==> flow/design.v <==
module huff_encoder (
	clk,
	reset,
	io_in,
	io_out
);
	input wire clk;
	input wire reset;
	input wire [11:0] io_in;
	output reg [11:0] io_out;
	reg [23:0] data_in;
	reg [8:0] freq_in;
	reg [1:0] count;
	reg [3:0] odd_idx;
	reg [3:0] even_idx;
	wire [56:0] initial_node;
	reg [2:0] state;
	reg [19:0] huff_tree [0:5];
	reg [56:0] in_huff_tree;
	reg [2:0] in_pad;
	wire [2:0] out_pad;
	wire [75:0] out_huff_tree;
	wire [18:0] merged_node;
	reg [8:0] encoded_value;
	reg [8:0] encoded_mask;
	reg done;
	reg [14:0] character;
	reg [2:0] encoded_value_h [0:5];
	reg [2:0] a;
	reg [2:0] b;
	reg [2:0] c;
	reg [2:0] encoded_value_l;
	reg [2:0] encoded_value_r;
	reg is_n_odd;
	freq_calc freq_calc_ins(
		.data_in(data_in),
		.freq_in(freq_in),
		.node(initial_node)
	);
	node_sorter node_sorter_ins(
		.clk(clk),
		.input_node(in_huff_tree[0+:57]),
		.input_pad(in_pad),
		.output_node(out_huff_tree[19+:57]),
		.output_pad(out_pad)
	);
	assign out_huff_tree[0+:19] = 19'b0;
	merge_nodes merge_nodes_ins(
		.min_node(out_huff_tree[57+:19]),
		.second_min_node(out_huff_tree[38+:19]),
		.merged_node(merged_node)
	);
	always @(posedge clk) begin : huffman_enc
		if (reset) begin
			state <= 3'b001;
			a <= 3'd0;
			b <= 3'b000;
			c <= 3'b000;
			done = 'b0;
			in_pad <= 3'b000;
			begin : sv2v_autoblock_1
				reg signed [31:0] i;
				for (i = 0; i < 3; i = i + 1)
					begin
						encoded_value[(2 - i) * 3+:3] = 'b0;
						encoded_mask[(2 - i) * 3+:3] = 'b0;
						in_huff_tree[((2 - i) * 19) + 18-:5] <= 'b0;
						in_huff_tree[((2 - i) * 19) + 13-:3] <= 'b0;
						in_huff_tree[((2 - i) * 19) + 10] <= 'b0;
						in_huff_tree[((2 - i) * 19) + 9-:5] <= 'b0;
						in_huff_tree[((2 - i) * 19) + 4-:5] <= 'b0;
						character[(2 - i) * 5+:5] = 'b0;
					end
			end
			begin : sv2v_autoblock_2
				reg signed [31:0] i;
				for (i = 0; i < 6; i = i + 1)
					begin
						encoded_value_h[i] = 'b0;
						huff_tree[i][19-:5] = 'b0;
						huff_tree[i][14] = 1'b0;
						huff_tree[i][3-:2] = 'b0;
						huff_tree[i][13-:5] = 'b0;
						huff_tree[i][8-:5] = 'b0;
						huff_tree[i][1-:2] = 'b0;
					end
			end
			encoded_value_l = 'b0;
			encoded_value_r = 'b0;
		end
		else
			case (state)
				3'b001: begin
					done = 'b0;
					io_out <= 'b0;
					a <= 'b0;
					b <= 'b0;
					if (io_in[11] == 1'b1) begin
						if (c < 3) begin
							data_in[(2 - c) * 8+:8] <= io_in[7:0];
							freq_in[(2 - c) * 3+:3] <= io_in[10:8];
						end
						c <= c + 1'b1;
					end
					state <= (c == 3 ? 3'b010 : 3'b001);
				end
				3'b010: begin
					count = 3;
					begin : sv2v_autoblock_3
						reg signed [31:0] i;
						for (i = 0; i < 3; i = i + 1)
							in_huff_tree[(2 - i) * 19+:19] <= initial_node[(2 - i) * 19+:19];
					end
					in_pad <= 3'b000;
					state <= 3'b011;
				end
				3'b011: state <= 3'b100;
				3'b100: begin
					in_huff_tree[38+:19] <= merged_node;
					in_huff_tree[0+:38] <= out_huff_tree[0+:38];
					in_pad <= {out_pad[2] | out_pad[1], out_pad[0], 1'b1};
					count = count - 1'b1;
					even_idx = count << 1'b1;
					odd_idx = even_idx + 1'b1;
					huff_tree[even_idx][19-:5] = out_huff_tree[75-:5];
					huff_tree[odd_idx][19-:5] = out_huff_tree[56-:5];
					huff_tree[even_idx][14] = out_huff_tree[67];
					huff_tree[odd_idx][14] = out_huff_tree[48];
					huff_tree[even_idx][13-:5] = out_huff_tree[66-:5];
					huff_tree[odd_idx][13-:5] = out_huff_tree[47-:5];
					huff_tree[even_idx][8-:5] = out_huff_tree[61-:5];
					huff_tree[odd_idx][8-:5] = out_huff_tree[42-:5];
					huff_tree[1][19-:5] = out_huff_tree[75-:5];
					huff_tree[1][14] = out_huff_tree[67];
					huff_tree[1][13-:5] = out_huff_tree[66-:5];
					huff_tree[1][8-:5] = out_huff_tree[61-:5];
					if (!(count[0] | count[1]))
						state <= 3'b101;
					else
						state <= 3'b011;
				end
				3'b101: begin
					begin : sv2v_autoblock_4
						reg signed [31:0] l;
						for (l = 5; l > 1; l = l - 1)
							begin : sv2v_autoblock_5
								reg signed [31:0] n;
								for (n = 1; n < 6; n = n + 1)
									if ((huff_tree[n][14] == 'b0) && ((huff_tree[n][13-:5] == huff_tree[l][19-:5]) || (huff_tree[n][8-:5] == huff_tree[l][19-:5])))
										huff_tree[l][3-:2] = n;
							end
					end
					begin : sv2v_autoblock_6
						reg signed [31:0] n;
						for (n = 2; n < 6; n = n + 1)
							huff_tree[n][1-:2] = huff_tree[huff_tree[n][3-:2]][1-:2] + 1'b1;
					end
					state <= 3'b110;
				end
				3'b110: begin
					begin : sv2v_autoblock_7
						reg signed [31:0] n;
						for (n = 2; n < 6; n = n + 1)
							begin
								encoded_value_l = encoded_value_h[huff_tree[n][3-:2]] << 1'b1;
								encoded_value_r = (encoded_value_h[huff_tree[n][3-:2]] << 1'b1) | 1'b1;
								is_n_odd = n[0];
								if (huff_tree[n][3-:2] != 1'b1)
									encoded_value_h[n] = (is_n_odd ? encoded_value_r : encoded_value_l);
								else if (huff_tree[n][3-:2] == 1'b1)
									encoded_value_h[n][0] = (is_n_odd ? 1'b1 : 1'b0);
							end
					end
					begin : sv2v_autoblock_8
						integer i;
						for (i = 0; i <= 2; i = i + 1)
							begin : sv2v_autoblock_9
								reg signed [31:0] n;
								for (n = 1; n < 6; n = n + 1)
									if ((huff_tree[n][19-:5] == data_in[((2 - i) * 8) + 3-:4]) && (huff_tree[n][14] == 'b1)) begin
										encoded_mask[(2 - i) * 3+:3] = (1'b1 << huff_tree[n][1-:2]) - 1'b1;
										encoded_value[(2 - i) * 3+:3] = encoded_value_h[n];
										character[(2 - i) * 5+:5] = huff_tree[n][19-:5];
									end
							end
					end
					state <= 3'b111;
				end
				3'b111: begin
					c <= 'b0;
					done = 1'b1;
					io_out[8:0] <= (b[0] == 1'b0 ? {done, 3'b011, (a > 2 ? 5'b00000 : character[(2 - a) * 5+:5])} : {done, 2'b00, encoded_mask[(2 - a) * 3+:3], encoded_value[(2 - a) * 3+:3]});
					b <= b + 1'b1;
					a <= (b[0] == 1'b1 ? a + 1 : a);
					state <= (a > 2 ? 3'b001 : 3'b111);
				end
				default: state <= 3'b001;
			endcase
	end
endmodule
module freq_calc (
	data_in,
	freq_in,
	node
);
	input wire [23:0] data_in;
	input wire [8:0] freq_in;
	output reg [56:0] node;
	always @(*) begin : sv2v_autoblock_1
		reg signed [31:0] i;
		for (i = 0; i < 3; i = i + 1)
			begin
				node[((2 - i) * 19) + 18-:5] = data_in[(2 - i) * 8+:8];
				node[((2 - i) * 19) + 13-:3] = freq_in[(2 - i) * 3+:3];
				node[((2 - i) * 19) + 9-:5] = 'b0;
				node[((2 - i) * 19) + 4-:5] = 'b0;
				node[((2 - i) * 19) + 10] = 1'b1;
			end
	end
endmodule
module node_sorter (
	clk,
	input_node,
	input_pad,
	output_node,
	output_pad
);
	input wire clk;
	input wire [56:0] input_node;
	input wire [2:0] input_pad;
	output reg [56:0] output_node;
	output reg [2:0] output_pad;
	reg [18:0] temp_node;
	reg [56:0] sort_tmp;
	reg [2:0] pad_tmp;
	always @(posedge clk) begin
		begin : sv2v_autoblock_1
			reg signed [31:0] i;
			for (i = 0; i < 3; i = i + 1)
				sort_tmp = input_node;
		end
		pad_tmp = input_pad;
		begin : sv2v_autoblock_2
			reg signed [31:0] j;
			for (j = 0; j < 2; j = j + 1)
				begin : sv2v_autoblock_3
					reg signed [31:0] k;
					for (k = 0; k < 2; k = k + 1)
						if (!(pad_tmp[2 - k] | pad_tmp[2 - (k + 1)]) && (((sort_tmp[((2 - k) * 19) + 13-:3] == sort_tmp[((2 - (k + 1)) * 19) + 13-:3]) && (sort_tmp[((2 - k) * 19) + 18-:5] > sort_tmp[((2 - (k + 1)) * 19) + 18-:5])) || (sort_tmp[((2 - k) * 19) + 13-:3] > sort_tmp[((2 - (k + 1)) * 19) + 13-:3]))) begin
							temp_node = sort_tmp[(2 - k) * 19+:19];
							sort_tmp[(2 - k) * 19+:19] = sort_tmp[(2 - (k + 1)) * 19+:19];
							sort_tmp[(2 - (k + 1)) * 19+:19] = temp_node;
							pad_tmp[2 - k] = 1'b0;
							pad_tmp[2 - (k + 1)] = 1'b0;
						end
				end
		end
		output_node <= sort_tmp;
		output_pad <= pad_tmp;
	end
endmodule
module merge_nodes (
	min_node,
	second_min_node,
	merged_node
);
	input wire [18:0] min_node;
	input wire [18:0] second_min_node;
	output wire [18:0] merged_node;
	assign merged_node[18-:5] = min_node[18-:5] + second_min_node[18-:5];
	assign merged_node[13-:3] = min_node[13-:3] + second_min_node[13-:3];
	assign merged_node[9-:5] = min_node[18-:5];
	assign merged_node[4-:5] = second_min_node[18-:5];
	assign merged_node[10] = 1'b0;
endmodule
`default_nettype none
module my_chip (
    input logic [11:0] io_in,  
    output logic [11:0] io_out,  
    input logic clock,
    input logic reset  
);
    huff_encoder DUT(.clk(clock), .reset(reset), .io_in(io_in), .io_out(io_out));  
endmodule
---- Reports on my_chip ----
What the tools print for my_chip, step after step.
Line numbers count from 1 in the design file above.
Operators carry their Yosys type and port widths (W data, S select, Z words).
Cell names lack the library's common part.
A cell with -- has no value.
inputs
  top module .............................. my_chip
  clock port .............................. clock
  cell library ............................ sky130hd
  corner .................................. tt_025C_1v80

---- Word level ----
Counts by Yosys on the flattened word-level netlist (proc, flatten, opt, wreduce). Print and check cells are left out.
word-level totals
  memories ................................ 0
  latch bits .............................. 0
  word-level cells ........................ 500
  RAM bits ................................ 0
  word width x clocked read ports ......... 0
  ROM bits ................................ 0
  bits in registers ....................... 306
  input port bits ......................... 14
cells by class
  multiply operators ...................... 3
  $add $sub $neg .......................... 19
  equality and inequality tests ........... 107
  multiplexer cells ....................... 164
  magnitude comparators ................... 10
  bitwise gates (word level) .............. 18
  divide/modulo/power cells ............... 0
  shift operators ......................... 11
  reduce/logical cells .................... 102
operator list
  kind                       number
  $eq A5 B5 Y1               40
  $mux W5                    34
  $mux W19                   8
  $mul A32 B2 Y32 const B    2
  $mul A32 B3 Y32 const B    1
  $mux W3                    31
  $mux W2                    43
  $eq A5 B4 Y1               15
  $pmux W5 S2                7
  $neg A32 Y33               2
  $shiftx A9 B32 Y3          2
  $logic_and A1 B1 Y1        43
  $pmux W3 S2                7
  $eq A2 B2 Y1 const B       17
  $shift A3 B33 Y9           1
  $shift A3 B33 Y9 const A   1
  $shift A8 B33 Y24          1
  $shift A8 B33 Y24 const A  1
  $shiftx A15 B32 Y5         1
  $pmux W2 S4                4
  $eq A2 B1 Y1 const B       13
  $logic_or A1 B1 Y1         24
  $and A24 B24 Y24           1
  $or A24 B24 Y24            1
  $not A24 Y24               1
  $pmux W2 S3                4
  $reduce_and A2 Y1          11
  $pmux W3 S7                1
Not listed: further kinds 34, cells in them 117.

---- Logic depth ----
Longest topological path by Yosys (ltp), each cell counted once; first at word level (registers and memories cut), then after technology mapping (sequential cells cut; the memories' decode and read muxes count).
logic depth
  word-level depth ........................ 23
  ABC_AREA ................................ 1
  gate-level depth with buffers ........... 43
  depth with buffers taken out ............ 37

---- Synthesis result ----
Yosys stat after the flow's synthesis: flattened, memories mapped to cells. It holds for the ABC_AREA given above (unset counts as 0); a run with the other value may have another netlist.
The area totals of this step are shown rounded.
cells by type
  cell type  number
  dfxtp_1    262
  nand2_1    617
  o21ai_0    347
  edfxtp_1   34
  inv_1      263
  a21oi_1    176
  ha_1       67
  nor2_1     194
  xor2_1     68
  nand3_1    110
  xnor2_1    52
  clkbuf_1   104
  o22ai_1    56
  a211oi_1   35
  o211ai_1   28
  o221ai_1   23
  buf_2      39
  nor3_1     37
Other cell types: 43; their cells: 263.
synthesis totals
  sequential area ......................... 6270 µm²
  synthesis area .......................... 19100 µm²
  flip-flop cells ......................... 296
  buffers ................................. 181
  standard cells after synthesis .......... 2775

---- Worst setup path after synthesis ----
Path of least setup slack by OpenSTA after synthesis, without wires, with an ideal clock, recovery checks aside; 20% of the period is set as input and as output delay. Where synthesis merged equal registers, the netlist keeps one of their names.
path post-synthesis
  kind .................................... flip-flop to flip-flop
  start point ............................. reg DUT.in_huff_tree[37]
  end point ............................... reg DUT.node_sorter_ins.output_node[30]
  launch time at the first pin ............ 0.000 ns
  slack ................................... 6.028 ns
  path buffers ............................ 6
  arrival time ............................ 5.898 ns
  path delay .............................. 5.972 ns
  driving pins on the path ................ 44
  clock period ............................ 12.0 ns
  synthesis period reached ................ 5.972 ns
"path delay" is the arrival time less input delay plus setup time.
"driving pins on the path": output pins that drive a net of the path, with the launching flip-flop's if there is one; two outputs of one cell count as two.
"synthesis period reached" is the clock period less the worst setup slack; recovery checks do not enter. This is arithmetic on one report: input and output delays are still those of the set period (20% each).
Between the ends stands the longest chain of elaborated cells between them, by number of cells; it is not shown to be the way that was timed. Of several equally long chains one is given.
Each line given opens the expression or statement behind the cell; cells for indexed reads and writes are added by Yosys, which also makes memories of some case tables.
A register here has more assigning lines than the two given.
between the ends, post-synthesis
  cells stage by stage .................... dfxtp_1 inv_1 ha_1 a21oi_1 o221ai_1 o21ai_0 nand4_1 nand2_2 inv_2 buf_2 nand2_1 o21ai_0 ha_1 nand4_1 o221ai_1 o21ai_0 nand4_1 nand2_1 [8 not listed] nand4_1 nand3_1 clkbuf_1 inv_1 clkbuf_1 nand2_1 o21ai_0 ha_1 nand4_1 o221ai_1 o21ai_0 nand2_1 nand3_1 inv_1 clkbuf_1 clkbuf_1 nand2_1 o21ai_0
  cells in the longest elaborated chain ... 20
  elaborated cells between the ends (all ways) .. 39
  RTL lines with such cells ............... 1
  those cells by class .................... compare (7); eq/ne (3); mux (11); logic (3); reduce/logical (15)
RTL lines, path post-synthesis
  item                 line  text
  start: declaration   19    reg [56:0] in_huff_tree;
  start: assignment    112   in_huff_tree[(2 - i) * 19+:19] <= initial_node[(2 - i) * 19+:19];
  start: assignment    120   in_huff_tree[0+:38] <= out_huff_tree[0+:38];
  $gt A5 B5 Y1         249   if (!(pad_tmp[2 - k] | pad_tmp[2 - (k + 1)]) && (((sort_tmp[((2 - k) * 19) + 13-:3] == sort_tmp[((2 - (k + 1)) ...
  $logic_and A1 B1 Y1  249
  $logic_or A1 B1 Y1   249
  $logic_and A1 B1 Y1  249
  $mux W19             249
  $gt A5 B5 Y1         249
  $logic_and A1 B1 Y1  249
  [6 not listed]       --
  $logic_and A1 B1 Y1  249
  $mux W19             249
  $gt A5 B5 Y1         249
  $logic_and A1 B1 Y1  249
  $logic_or A1 B1 Y1   249
  $logic_and A1 B1 Y1  249
  $mux W19             249
  end: assignment      258   output_node <= sort_tmp;
  end: declaration     231   output reg [56:0] output_node;

---- Worst path after layout ----
From the final timing report of entry A: the path of least setup slack in the routed layout; clock arrival at registers is part of the times.
path post-layout
  kind .................................... flip-flop to flip-flop
  start point ............................. reg DUT.in_huff_tree[37]
  end point ............................... reg DUT.node_sorter_ins.output_node[21]
  path buffers ............................ 3
  launch time at the first pin ............ 0.57 ns
  arrival time ............................ 7.43 ns
  slack ................................... 1.23 ns
  clock period ............................ 8.19 ns
  driving pins on the path ................ 39
Between the ends stands the longest chain of elaborated cells between them, by number of cells; it is not shown to be the way that was timed. Of several equally long chains one is given.
A register here has more assigning lines than the two given.
between the ends, post-layout
  cells stage by stage .................... dfxtp_1 inv_1 ha_1 a21oi_1 o221ai_1 o21ai_0 nand4_1 nand2_2 buf_6 nand2_1 o21ai_0 inv_1 ha_1 a21oi_1 o221ai_1 o21ai_0 nand4_1 nand2_1 [3 not listed] ha_1 a21oi_1 o221ai_1 o21ai_0 nand4_1 nand3_2 clkinvlp_4 nand2_1 o21ai_0 ha_1 nand4_1 o221ai_1 o21ai_0 nand2_1 nand3_1 inv_1 buf_6 o21ai_0
  cells in the longest elaborated chain ... 20
  elaborated cells between the ends (all ways) .. 39
  RTL lines with such cells ............... 1
  those cells by class .................... compare (7); eq/ne (3); mux (11); logic (3); reduce/logical (15)
RTL lines, path post-layout
  item                 line  text
  start: declaration   19    reg [56:0] in_huff_tree;
  start: assignment    112   in_huff_tree[(2 - i) * 19+:19] <= initial_node[(2 - i) * 19+:19];
  start: assignment    120   in_huff_tree[0+:38] <= out_huff_tree[0+:38];
  $gt A5 B5 Y1         249   if (!(pad_tmp[2 - k] | pad_tmp[2 - (k + 1)]) && (((sort_tmp[((2 - k) * 19) + 13-:3] == sort_tmp[((2 - (k + 1)) ...
  $logic_and A1 B1 Y1  249
  $logic_or A1 B1 Y1   249
  $logic_and A1 B1 Y1  249
  $mux W19             249
  $gt A5 B5 Y1         249
  $logic_and A1 B1 Y1  249
  [6 not listed]       --
  $logic_and A1 B1 Y1  249
  $mux W19             249
  $gt A5 B5 Y1         249
  $logic_and A1 B1 Y1  249
  $logic_or A1 B1 Y1   249
  $logic_and A1 B1 Y1  249
  $mux W19             249
  end: assignment      258   output_node <= sort_tmp;
  end: declaration     231   output reg [56:0] output_node;

FLOW RESULTS
============

Flow measurements of my_chip on sky130hd: 5 stored runs with different settings, listed in no order. Input and output delays are each 20% of the period that was set; the output load is 0.01 pF.
By "achieved clock period" is meant the clock period of the run minus its worst setup slack. This is arithmetic on one report: input and output delays are still those of the set period (20% each).
"worst path time" = time allowed to the worst setup path (clock period - input delay - output delay, where it has them) - its slack; a late launch clock adds to it, a late capture clock takes from it.
"power" is the tool's figure for a default switching activity; nothing was simulated.
Measured values are rounded.

---- entry A ----
settings
  ABC_AREA = 1
  CORE_UTILIZATION = 39
  CTS_CLUSTER_DIAMETER = 337
  CTS_CLUSTER_SIZE = 79
  MIN_ROUTING_LAYER = met1
  PLACE_DENSITY_LB_ADDON = 0.28
  SETUP_SLACK_MARGIN = 0.43
  SLEW_MARGIN = 25
  TNS_END_PERCENT = 70
  period_ns = 8.19
  CAP_MARGIN = 20
  CORE_MARGIN = 2
results
  achieved clock period ................... 6.959 ns
  worst setup slack after layout .......... 1.23 ns
  std-cell area (final layout) ............ 19700 µm²
  utilization in the final report ......... 40.4 %
  final setup TNS ......................... 0.000 ns
  lowest hold slack ....................... 0.373 ns
  worst path time ......................... 6.96 ns
  worst setup path type ................... flip-flop to flip-flop
  die outline area ........................ 50800 µm²
  power ................................... 3750 µW
  synthesized cell area ................... 19100 µm²

---- entry B ----
settings
  CAP_MARGIN = 10
  CELL_PAD_IN_SITES_DETAIL_PLACEMENT = 1
  CELL_PAD_IN_SITES_GLOBAL_PLACEMENT = 1
  CORE_ASPECT_RATIO = 0.82
  CORE_MARGIN = 3
  CTS_CLUSTER_DIAMETER = 131
  GPL_ROUTABILITY_DRIVEN = 0
  GPL_TIMING_DRIVEN = 1
  MIN_ROUTING_LAYER = met2
  SLEW_MARGIN = 25
  TNS_END_PERCENT = 30
  period_ns = 12.0
  CORE_UTILIZATION = 40
results
  lowest hold slack ....................... 0.387 ns
  utilization in the final report ......... 44.6 %
  die outline area ........................ 50400 µm²
  worst setup slack after layout .......... 2.23 ns
  worst path time ......................... 9.77 ns
  worst setup path type ................... flip-flop to flip-flop
  power ................................... 3130 µW
  achieved clock period ................... 9.768 ns
  synthesized cell area ................... 19100 µm²
  final setup TNS ......................... 0.000 ns
  std-cell area (final layout) ............ 20700 µm²

---- entry C ----
settings
  CELL_PAD_IN_SITES_DETAIL_PLACEMENT = 2
  CORE_ASPECT_RATIO = 0.53
  CORE_UTILIZATION = 37
  CTS_CLUSTER_DIAMETER = 300
  CTS_CLUSTER_SIZE = 27
  GPL_TIMING_DRIVEN = 1
  PLACE_DENSITY = 0.35
  SETUP_SLACK_MARGIN = -0.18
  TNS_END_PERCENT = 40
  period_ns = 15.4
  CAP_MARGIN = 20
  CORE_MARGIN = 2
  SLEW_MARGIN = 20
results
  final setup TNS ......................... 0.000 ns
  worst setup slack after layout .......... 5.09 ns
  lowest hold slack ....................... 0.431 ns
  power ................................... 2010 µW
  std-cell area (final layout) ............ 20000 µm²
  synthesized cell area ................... 19100 µm²
  utilization in the final report ......... 39.4 %
  achieved clock period ................... 10.310 ns
  worst path time ......................... 10.31 ns
  worst setup path type ................... flip-flop to flip-flop
  die outline area ........................ 53500 µm²

---- entry D ----
settings
  period_ns = 15.0
  CAP_MARGIN = 20
  CORE_MARGIN = 2
  CORE_UTILIZATION = 40
  SLEW_MARGIN = 20
results
  lowest hold slack ....................... 0.404 ns
  power ................................... 2340 µW
  worst setup slack after layout .......... 5.64 ns
  worst path time ......................... 9.36 ns
  worst setup path type ................... flip-flop to flip-flop
  utilization in the final report ......... 43.3 %
  final setup TNS ......................... 0.000 ns
  synthesized cell area ................... 19100 µm²
  achieved clock period ................... 9.360 ns
  std-cell area (final layout) ............ 20600 µm²
  die outline area ........................ 49500 µm²

---- entry E ----
settings
  CAP_MARGIN = 10
  CELL_PAD_IN_SITES_DETAIL_PLACEMENT = 1
  CELL_PAD_IN_SITES_GLOBAL_PLACEMENT = 1
  CORE_ASPECT_RATIO = 0.82
  CORE_MARGIN = 3
  CTS_CLUSTER_DIAMETER = 131
  GPL_ROUTABILITY_DRIVEN = 1
  GPL_TIMING_DRIVEN = 1
  MIN_ROUTING_LAYER = met1
  SLEW_MARGIN = 25
  TNS_END_PERCENT = 95
  period_ns = 12.0
  CORE_UTILIZATION = 40
results
  worst path time ......................... 9.55 ns
  worst setup path type ................... flip-flop to flip-flop
  die outline area ........................ 50400 µm²
  worst setup slack after layout .......... 2.45 ns
  final setup TNS ......................... 0.000 ns
  achieved clock period ................... 9.546 ns
  synthesized cell area ................... 19100 µm²
  std-cell area (final layout) ............ 20700 µm²
  power ................................... 3050 µW
  lowest hold slack ....................... 0.379 ns
  utilization in the final report ......... 44.6 %
